==> flow/design.v <==
module alu(OPA, OPB, CIN,INP_VALID, CLK, RST, CMD, CE, MODE, COUT, OFLOW, RES, G, E, L, ERR);
    input ['d8-1:0] OPA, OPB;
    input CLK, RST, CE, MODE, CIN;
    input [1:0] INP_VALID;
    input ['d4-1:0] CMD;
    output reg ['d16-1:0] RES;
    output reg COUT;
    output reg OFLOW;
    output reg G;
    output reg E;
    output reg L;
    output reg ERR;
    reg ['d16-1:0] RES_next;
    reg COUT_next, OFLOW_next, G_next, E_next, L_next, ERR_next;
    reg ['d16-1:0] res_t;
    reg cout_t, oflow_t, g_t, e_t, l_t, err_t;
    always @(posedge CLK or posedge RST) begin
        if (RST) begin
            RES <= {'d16{1'b0}};
            COUT <= 1'b0;
            OFLOW <= 1'b0;
            G <= 1'b0;
            E <= 1'b0;
            L <= 1'b0;
            ERR <= 1'b0;
        end
        else begin
                RES <= RES_next;
                COUT <= COUT_next;
                OFLOW <= OFLOW_next;
                G <= G_next;
                E <= E_next;
                L <= L_next;
                ERR <= ERR_next;
        end
    end
    always @(posedge CLK) begin
        res_t = {'d16{1'b0}};
        cout_t = 1'b0;
        oflow_t = 1'b0;
        g_t = 1'b0;
        e_t = 1'b0;
        l_t = 1'b0;
        err_t = 1'b0;
        if (CE) begin
            if (MODE) begin
                case (CMD)
                   'd0: begin
                        if (INP_VALID == 'b11) begin
                            res_t = OPA+ OPB;
                            cout_t = res_t[8]; 
                        end
                   end
                   'd1: begin
                        if (INP_VALID == 'b11) begin
                            oflow_t = (OPA < OPB);
                            res_t = OPA - OPB;
                        end
                   end
                   'd2: begin
                        if (INP_VALID == 'b11) begin
                            res_t = OPA + OPB + CIN;
                            cout_t = res_t[8];
                        end
                   end
                   'd3: begin
                        if (INP_VALID == 'b11) begin
                            oflow_t = (OPA < (OPB + CIN));
                            res_t = OPA - OPB - CIN;
                        end
                   end
                   'd4:  begin
                        if (INP_VALID[0] == 'b1) begin
                            res_t = OPA + 1;
                        end
                   end
                   'd5: begin
                        if (INP_VALID[0] == 'b1) begin
                            res_t = OPA - 1;
                            if (OPA == {'d8{1'b0}}) oflow_t = 1;
                        end
                   end
                   'd6: begin
                        if (INP_VALID[1] == 'b1) begin
                            res_t = OPB + 1;
                        end
                   end
                   'd7: begin
                        if (INP_VALID[1] == 'b1) begin
                            res_t = OPB - 1;
                            if (OPB == {'d8{1'b0}}) oflow_t = 1;
                        end
                   end
                   'd8: begin
                        if (INP_VALID == 'b11) begin
                            if (OPA == OPB) begin
                                e_t = 1'b1;
                                g_t = 1'b0;
                                l_t = 1'b0;
                            end
                            else if (OPA > OPB) begin
                                e_t = 1'b0;
                                g_t = 1'b1;
                                l_t = 1'b0;
                            end
                            else begin
                                e_t = 1'b0;
                                g_t = 1'b0;
                                l_t = 1'b1;
                            end
                        end
                   end
                   'd9: begin
                        if (INP_VALID == 'b11) begin
                            res_t = (OPA + 1) * (OPB + 1);
                        end
                   end
                   'd10: begin
                        if (INP_VALID == 'b11) begin
                            res_t = (OPA << 1) * (OPB);
                        end
                   end
                   'd11: begin
                        if (INP_VALID == 'b11) begin
                            res_t = $signed(OPA) + $signed(OPB);
                            oflow_t =((OPA[7] == OPB[7]) && (res_t[7] != OPA[7]));
                            cout_t = res_t[8];
                            if ($signed(res_t) < 0) l_t = 1'b1;
                            else if ($signed(res_t) > 0) g_t = 1'b1;
                            else e_t = 1'b1;
                        end
                   end
                   'd12: begin
                        if (INP_VALID == 'b11) begin
                            res_t = $signed(OPA) - $signed(OPB);
                            oflow_t = ((OPA[7] != OPB[7]) && (res_t[7] != OPA[7]));
                            cout_t = res_t[8];
                            if ($signed(res_t) < 0) l_t = 1'b1;
                            else if ($signed(res_t) > 0) g_t = 1'b1;
                            else e_t = 1'b1;
                        end
                   end
                   default:;
               endcase
            end
            else begin
                case (CMD)
                    'd0:begin
                        if (INP_VALID == 'b11) res_t = {1'b0, OPA & OPB};
                    end
                    'd1:begin
                        if (INP_VALID == 'b11) res_t = {1'b0, ~(OPA & OPB)};
                    end
                    'd2:begin
                        if (INP_VALID == 'b11)res_t = {1'b0, OPA | OPB};
                    end
                    'd3:begin
                        if (INP_VALID == 'b11)res_t = {1'b0, ~(OPA | OPB)};
                    end
                    'd4:begin
                        if (INP_VALID == 'b11) res_t = {1'b0, OPA ^ OPB};
                    end
                    'd5:begin
                        if (INP_VALID == 'b11) res_t = {1'b0, ~(OPA ^ OPB)};
                    end
                    'd6:begin
                        if (INP_VALID[0] == 'b1)
                            res_t = ~OPA &{'d8 {1'b1}};
                    end
                    'd7:begin
                        if (INP_VALID[1] == 'b1)
                            res_t =  ~OPB&{'d8{1'b1}};
                    end
                    'd8:begin
                        if (INP_VALID[0] == 'b1)
                            res_t = (OPA >> 1) &{'d8{1'b1}} ;
                    end
                    'd9:begin
                        if (INP_VALID[0] == 'b1)
                            res_t = (OPA << 1)&{'d8{1'b1}};
                    end
                    'd10:begin
                        if (INP_VALID[1] == 'b1)
                            res_t = (OPB >> 1)&{'d8{1'b1}};
                    end
                    'd11:begin
                        if (INP_VALID[1] == 'b1)
                            res_t = (OPB << 1)&{'d8{1'b1}};
                    end
                    'd12:begin
                        if (INP_VALID == 'b11) begin
                            if (!(|OPB['d8-1:'d2+1])) begin
                                res_t = ((OPA <<  OPB['d2:0]) | (OPA >> ('d8 -  OPB['d2:0])))&{'d8{1'b1}};
                            end
                            else err_t = 1'b1;
                        end
                    end
                    'd13:begin
                        if (INP_VALID == 'b11) begin
                            if (!(|OPB['d8-1:'d2+1])) begin
                                res_t = ((OPA >> OPB['d2:0]) | (OPA << ('d8 - OPB['d2:0]))) &{'d8{1'b1}};
                            end
                            else err_t = 1'b1;
                        end
                    end
                    default: ;
                endcase
            end
            if(!(MODE == 1 && (CMD == 'd10 || CMD == 'd9 || CMD == 'd12 || CMD == 'd11)))
                res_t = res_t & {'d8{1'b1}};
        end
        RES_next <= res_t;
        COUT_next <= cout_t;
        OFLOW_next <= oflow_t;
        G_next <= g_t;
        E_next <= e_t;
        L_next <= l_t;
        ERR_next <= err_t;
    end
endmodule
---- Reports on alu ----
What the tools print for alu, step after step.
Lines are those of the file above, counted from 1.
Operators carry their Yosys type and port widths (W data, S select, Z words).
Cell names lack the library's common part.
A cell with - has no value.
inputs
  design top .............................. alu
  clock input ............................. CLK
  cell library ............................ sky130hd
  corner .................................. tt_025C_1v80

---- Elaborated design ----
Counts by Yosys on the flattened word-level netlist (proc, flatten, opt, wreduce; memories kept). Register bits leave out memories and registers merged into their read ports (data or address); mux counts leave out enables and synchronous resets folded into registers. Print and check cells are left out.
word-level totals
  output and inout bits ................... 22
  bits in registers ....................... 44
  cells after elaboration ................. 159
operators by class
  $add $sub $neg .......................... 12
  muxes and demuxes ....................... 73
  equality and inequality tests ........... 19
  bitwise gates (word level) .............. 13
  $mul .................................... 2
  magnitude comparators ................... 7
  shifts and indexed selects .............. 4
  reduce/logical cells .................... 14
operators with widths
  operator               count
  $pmux W16 S12          1
  $mul A9 B9 Y16         1
  $mux W16               9
  $mul A8 B8 Y15         1
  $pmux W8 S14           1
  $mux W8                14
  $not A8 Y8             5
  $mux W1                37
  $shl A8 B32 Y8         1
  $shr A8 B32 Y8         1
  $mux W9                3
  $eq A4 B4 Y1 const B   6
  $or A8 B8 Y8           3
  $add A8 B1 Y9 const B  2
  $sub A8 B1 Y9 const B  2
  $add A8 B8 Y9          2
  $sub A8 B8 Y9          2
  $gt A9 B1 Y1 const B   2
  $lt A9 B1 Y1 const B   2
  $sub A16 B1 Y16        1
  $eq A4 B3 Y1 const B   4
  $lt A8 B8 Y1           2
  $logic_not A8 Y1       2
  $mux W7                2
  $add A9 B1 Y10         1
  $mux W10               1
  $pmux W1 S3            3
  $eq A4 B2 Y1 const B   2
Other operator kinds: 22; their cells: 31.

---- Logic depth ----
Longest topological path by Yosys (ltp), each cell counted once; first at word level (registers and memories cut), then after technology mapping (sequential cells cut; the memories' decode and read muxes count).
logic depth
  depth after elaboration ................. 7
  ABC_AREA ................................ 0
  depth in mapped cells ................... 25
  gate-level depth less buffers ........... 21

---- Mapped cells and area ----
The flow's flattened synthesis, as Yosys stat reports it; memories are mapped. The netlist is that of the ABC_AREA named above (0 if unset); the other value can give another one.
mapped netlist
  cells in the netlist .................... 1281
  chip area (Yosys) ....................... 10211.0 µm²
  buffers ................................. 64
  mapped flip-flops ....................... 44
cells by type
  cell type  count
  fa_1       86
  ha_1       108
  inv_1      150
  dfrtp_1    22
  nor2_1     143
  xnor2_1    53
  dfxtp_1    22
  nand2_1    106
  xor2_1     37
  a21oi_1    61
  mux2i_1    24
  o22ai_1    30
  nor3_1     36
  nand3_1    35
  o21ai_0    29
  buf_2      26
  xnor2_2    7
  a22oi_1    14
Other cell types: 76; their cells: 292.

---- Path before layout ----
OpenSTA on the mapped netlist: ideal clock, no wires. The path of least setup slack (recovery checks aside). Input and output delay are each 20% of the period. Register names are those of the netlist, which keeps one name where synthesis merged equal registers.
timing after synthesis
  kind .................................... input-to-reg
  start point ............................. in OPB[1]
  end point ............................... reg RES_next[14]
  stages on the path ...................... 24
  data arrival time ....................... 6.971 ns
  path buffers ............................ 5
  launch time at the first pin ............ 1.600 ns
  setup slack ............................. 0.901 ns
  delay of the path ....................... 5.499 ns
  library setup time ...................... 0.128 ns
  period .................................. 8.0 ns
  synthesis period reached ................ 7.099 ns
"delay of the path" = arrival - input delay + setup time.
"stages on the path" counts driving pins, that of a launching flip-flop among them; a cell with two outputs on the path counts twice.
"synthesis period reached" = period - worst setup slack (recovery checks aside). The figure is calculated, with input and output delays left at 20% of the set period.
The rows between start and end are the longest chain of elaborated cells between them; the timing report does not say that the signal goes this way. Where chains are equally long, one stands for them.
A line is the first line of the expression or statement that the cell stems from. Yosys adds cells for indexed reads and writes and turns some case tables into memories.
between the ends, after synthesis
  cells stage by stage .................... buf_2 -> inv_1 -> buf_2 -> ha_1 -> buf_2 -> clkbuf_1 -> buf_1 -> nand2b_1 -> fa_1 -> inv_1 -> fa_1 -> ha_1 -> inv_1 -> fa_1 -> inv_1 -> fa_1 -> a21o_1 -> a211o_1 -> a2111oi_0 -> or3_1 -> o21ai_0 -> xor2_1 -> a22oi_1 -> a21oi_1
  length of the longest elaborated chain .. 5
  elaborated cells on any way between the ends .. 17
RTL lines, path after synthesis
  element          line  source
  start, declared  2     input ['d8-1:0] OPA, OPB;
  $add A8 B1 Y9    115   res_t = (OPA + 1) * (OPB + 1);
  $mul A9 B9 Y16   115
  $mux W16         114   if (INP_VALID == 'b11) begin
  $pmux W16 S12    47    case (CMD)
  $mux W16         46    if (MODE) begin
  end, assigned    212   RES_next <= res_t;
  end, declared    13    reg ['d16-1:0] RES_next;

---- Timing after layout ----
From the final timing report of job 1: the path of least setup slack in the routed layout; clock arrival at registers is part of the times.
timing post-layout
  kind .................................... input-to-reg
  start point ............................. in OPA[1]
  end point ............................... reg RES_next[14]
  launch time at the first pin ............ 1.10 ns
  stages on the path ...................... 22
  data arrival time ....................... 5.94 ns
  path buffers ............................ 3
  setup slack ............................. -0.25 ns
  period .................................. 5.52 ns
  library setup time ...................... 0.12 ns
The rows between start and end are the longest chain of elaborated cells between them; the timing report does not say that the signal goes this way. Where chains are equally long, one stands for them.
between the ends, post-layout
  cells stage by stage .................... buf_8 -> buf_6 -> nand3_4 -> or3_4 -> and2_4 -> buf_4 -> nand2b_4 -> fa_2 -> inv_1 -> fa_1 -> fa_1 -> inv_2 -> fa_1 -> inv_2 -> ha_4 -> a211o_1 -> a2111oi_4 -> or3_4 -> o21ai_2 -> xor2_1 -> a22oi_2 -> a21oi_2
  length of the longest elaborated chain .. 5
  elaborated cells on any way between the ends .. 17
RTL lines, path post-layout
  element          line  source
  start, declared  2     input ['d8-1:0] OPA, OPB;
  $add A8 B1 Y9    115   res_t = (OPA + 1) * (OPB + 1);
  $mul A9 B9 Y16   115
  $mux W16         114   if (INP_VALID == 'b11) begin
  $pmux W16 S12    47    case (CMD)
  $mux W16         46    if (MODE) begin
  end, assigned    212   RES_next <= res_t;
  end, declared    13    reg ['d16-1:0] RES_next;

Appendix: measured runs

Module alu, platform sky130hd: 6 stored runs of the flow (Yosys, OpenROAD) with differing settings, in no particular order. Input and output delays are each 20% of the period that was set; the output load is 0.01 pF.
"clock period reached": clock period set for the run, less the worst setup slack. It is reckoned from that one timing run; input and output delays stay at 20% of the period that was set.
By "time of the worst setup path" is meant the share of the clock period that the worst setup path is allowed (20% is reserved at inputs, 20% at outputs), minus its slack. Clock arrival times at its registers enter into it.
"power" is the tool's figure for a default switching activity; nothing was simulated.

---- job 1 ----
settings
  CELL_PAD_IN_SITES_DETAIL_PLACEMENT = 1
  CELL_PAD_IN_SITES_GLOBAL_PLACEMENT = 1
  CORE_UTILIZATION = 17
  CTS_CLUSTER_DIAMETER = 314
  GPL_ROUTABILITY_DRIVEN = 0
  MAX_ROUTING_LAYER = met5
  MIN_ROUTING_LAYER = met1
  PLACE_DENSITY_LB_ADDON = 0.27
  SLEW_MARGIN = 20
  period_ns = 5.52
  CAP_MARGIN = 20
  CORE_MARGIN = 2
results
  worst hold slack in the final report .... 0.327 ns
  time of the worst setup path ............ 4.66 ns
  worst setup path kind ................... input-to-reg
  clock period reached .................... 5.766 ns
  total negative slack .................... -1.049 ns
  power ................................... 0.00374 W
  total die area .......................... 62040.8 µm²
  post-route utilization .................. 0.232
  post-synthesis cell area ................ 10211.0 µm²
  worst slack on setup checks ............. -0.246 ns
  standard-cell area after layout ......... 13748.2 µm²

---- job 2 ----
settings
  ABC_AREA = 0
  CELL_PAD_IN_SITES_GLOBAL_PLACEMENT = 2
  CORE_ASPECT_RATIO = 1.08
  CORE_MARGIN = 8
  CTS_CLUSTER_DIAMETER = 116
  CTS_CLUSTER_SIZE = 60
  GPL_TIMING_DRIVEN = 0
  HOLD_SLACK_MARGIN = 0.2
  MAX_ROUTING_LAYER = met5
  MIN_ROUTING_LAYER = met2
  SLEW_MARGIN = 40
  TNS_END_PERCENT = 25
  period_ns = 10.6
  CAP_MARGIN = 20
  CORE_UTILIZATION = 40
results
  worst slack on setup checks ............. 0.912 ns
  post-synthesis cell area ................ 10211.0 µm²
  power ................................... 0.001479 W
  clock period reached .................... 9.688 ns
  total negative slack .................... 0.000 ns
  total die area .......................... 30899.5 µm²
  worst hold slack in the final report .... 0.317 ns
  standard-cell area after layout ......... 11347.1 µm²
  time of the worst setup path ............ 7.57 ns
  worst setup path kind ................... input-to-reg
  post-route utilization .................. 0.454

---- job 3 ----
settings
  ABC_AREA = 1
  CELL_PAD_IN_SITES_GLOBAL_PLACEMENT = 2
  CTS_CLUSTER_SIZE = 60
  HOLD_SLACK_MARGIN = 0.2
  MAX_ROUTING_LAYER = met4
  SETUP_SLACK_MARGIN = 0.72
  TNS_END_PERCENT = 55
  period_ns = 8.0
  CAP_MARGIN = 20
  CORE_MARGIN = 2
  CORE_UTILIZATION = 40
  SLEW_MARGIN = 20
results
  time of the worst setup path ............ 5.40 ns
  worst setup path kind ................... input-to-reg
  standard-cell area after layout ......... 11629.9 µm²
  power ................................... 0.001825 W
  post-route utilization .................. 0.448
  clock period reached .................... 6.998 ns
  worst hold slack in the final report .... 0.320 ns
  total die area .......................... 27777.2 µm²
  worst slack on setup checks ............. 1.002 ns
  post-synthesis cell area ................ 10583.9 µm²
  total negative slack .................... 0.000 ns

---- job 4 ----
settings
  CELL_PAD_IN_SITES_GLOBAL_PLACEMENT = 2
  CTS_CLUSTER_SIZE = 60
  MAX_ROUTING_LAYER = met4
  SETUP_SLACK_MARGIN = 0.72
  period_ns = 8.0
  CAP_MARGIN = 20
  CORE_MARGIN = 2
  CORE_UTILIZATION = 40
  SLEW_MARGIN = 20
results
  time of the worst setup path ............ 5.51 ns
  worst setup path kind ................... input-to-reg
  power ................................... 0.001904 W
  total negative slack .................... 0.000 ns
  post-synthesis cell area ................ 10211.0 µm²
  clock period reached .................... 7.112 ns
  worst slack on setup checks ............. 0.888 ns
  post-route utilization .................. 0.453
  total die area .......................... 26822.3 µm²
  standard-cell area after layout ......... 11374.7 µm²
  worst hold slack in the final report .... 0.326 ns

---- job 5 ----
settings
  ABC_AREA = 0
  CELL_PAD_IN_SITES_DETAIL_PLACEMENT = 0
  CORE_ASPECT_RATIO = 1.52
  CORE_MARGIN = 6
  CORE_UTILIZATION = 27
  GPL_TIMING_DRIVEN = 1
  PLACE_DENSITY = 0.52
  SETUP_SLACK_MARGIN = 1.23
  SLEW_MARGIN = 0
  TNS_END_PERCENT = 95
  period_ns = 4.44
  CAP_MARGIN = 20
results
  time of the worst setup path ............ 4.52 ns
  worst setup path kind ................... input-to-reg
  total negative slack .................... -8.374 ns
  post-synthesis cell area ................ 10211.0 µm²
  power ................................... 0.004955 W
  post-route utilization .................. 0.399
  standard-cell area after layout ......... 14818.0 µm²
  clock period reached .................... 5.409 ns
  worst slack on setup checks ............. -0.969 ns
  total die area .......................... 42732.5 µm²
  worst hold slack in the final report .... 0.318 ns

---- job 6 ----
settings
  ABC_AREA = 1
  CAP_MARGIN = 0
  CELL_PAD_IN_SITES_GLOBAL_PLACEMENT = 1
  CORE_ASPECT_RATIO = 1.21
  CORE_MARGIN = 7
  CORE_UTILIZATION = 30
  CTS_CLUSTER_DIAMETER = 238
  CTS_CLUSTER_SIZE = 39
  GPL_ROUTABILITY_DRIVEN = 0
  HOLD_SLACK_MARGIN = 0.26
  MAX_ROUTING_LAYER = met4
  PLACE_DENSITY_LB_ADDON = 0.02
  SETUP_SLACK_MARGIN = -0.42
  period_ns = 6.87
  SLEW_MARGIN = 20
results
  total die area .......................... 40758.8 µm²
  post-synthesis cell area ................ 10583.9 µm²
  total negative slack .................... 0.000 ns
  worst hold slack in the final report .... 0.327 ns
  worst slack on setup checks ............. 0.243 ns
  clock period reached .................... 6.627 ns
  standard-cell area after layout ......... 12091.6 µm²
  power ................................... 0.002206 W
  time of the worst setup path ............ 5.25 ns
  worst setup path kind ................... input-to-reg
  post-route utilization .................. 0.348
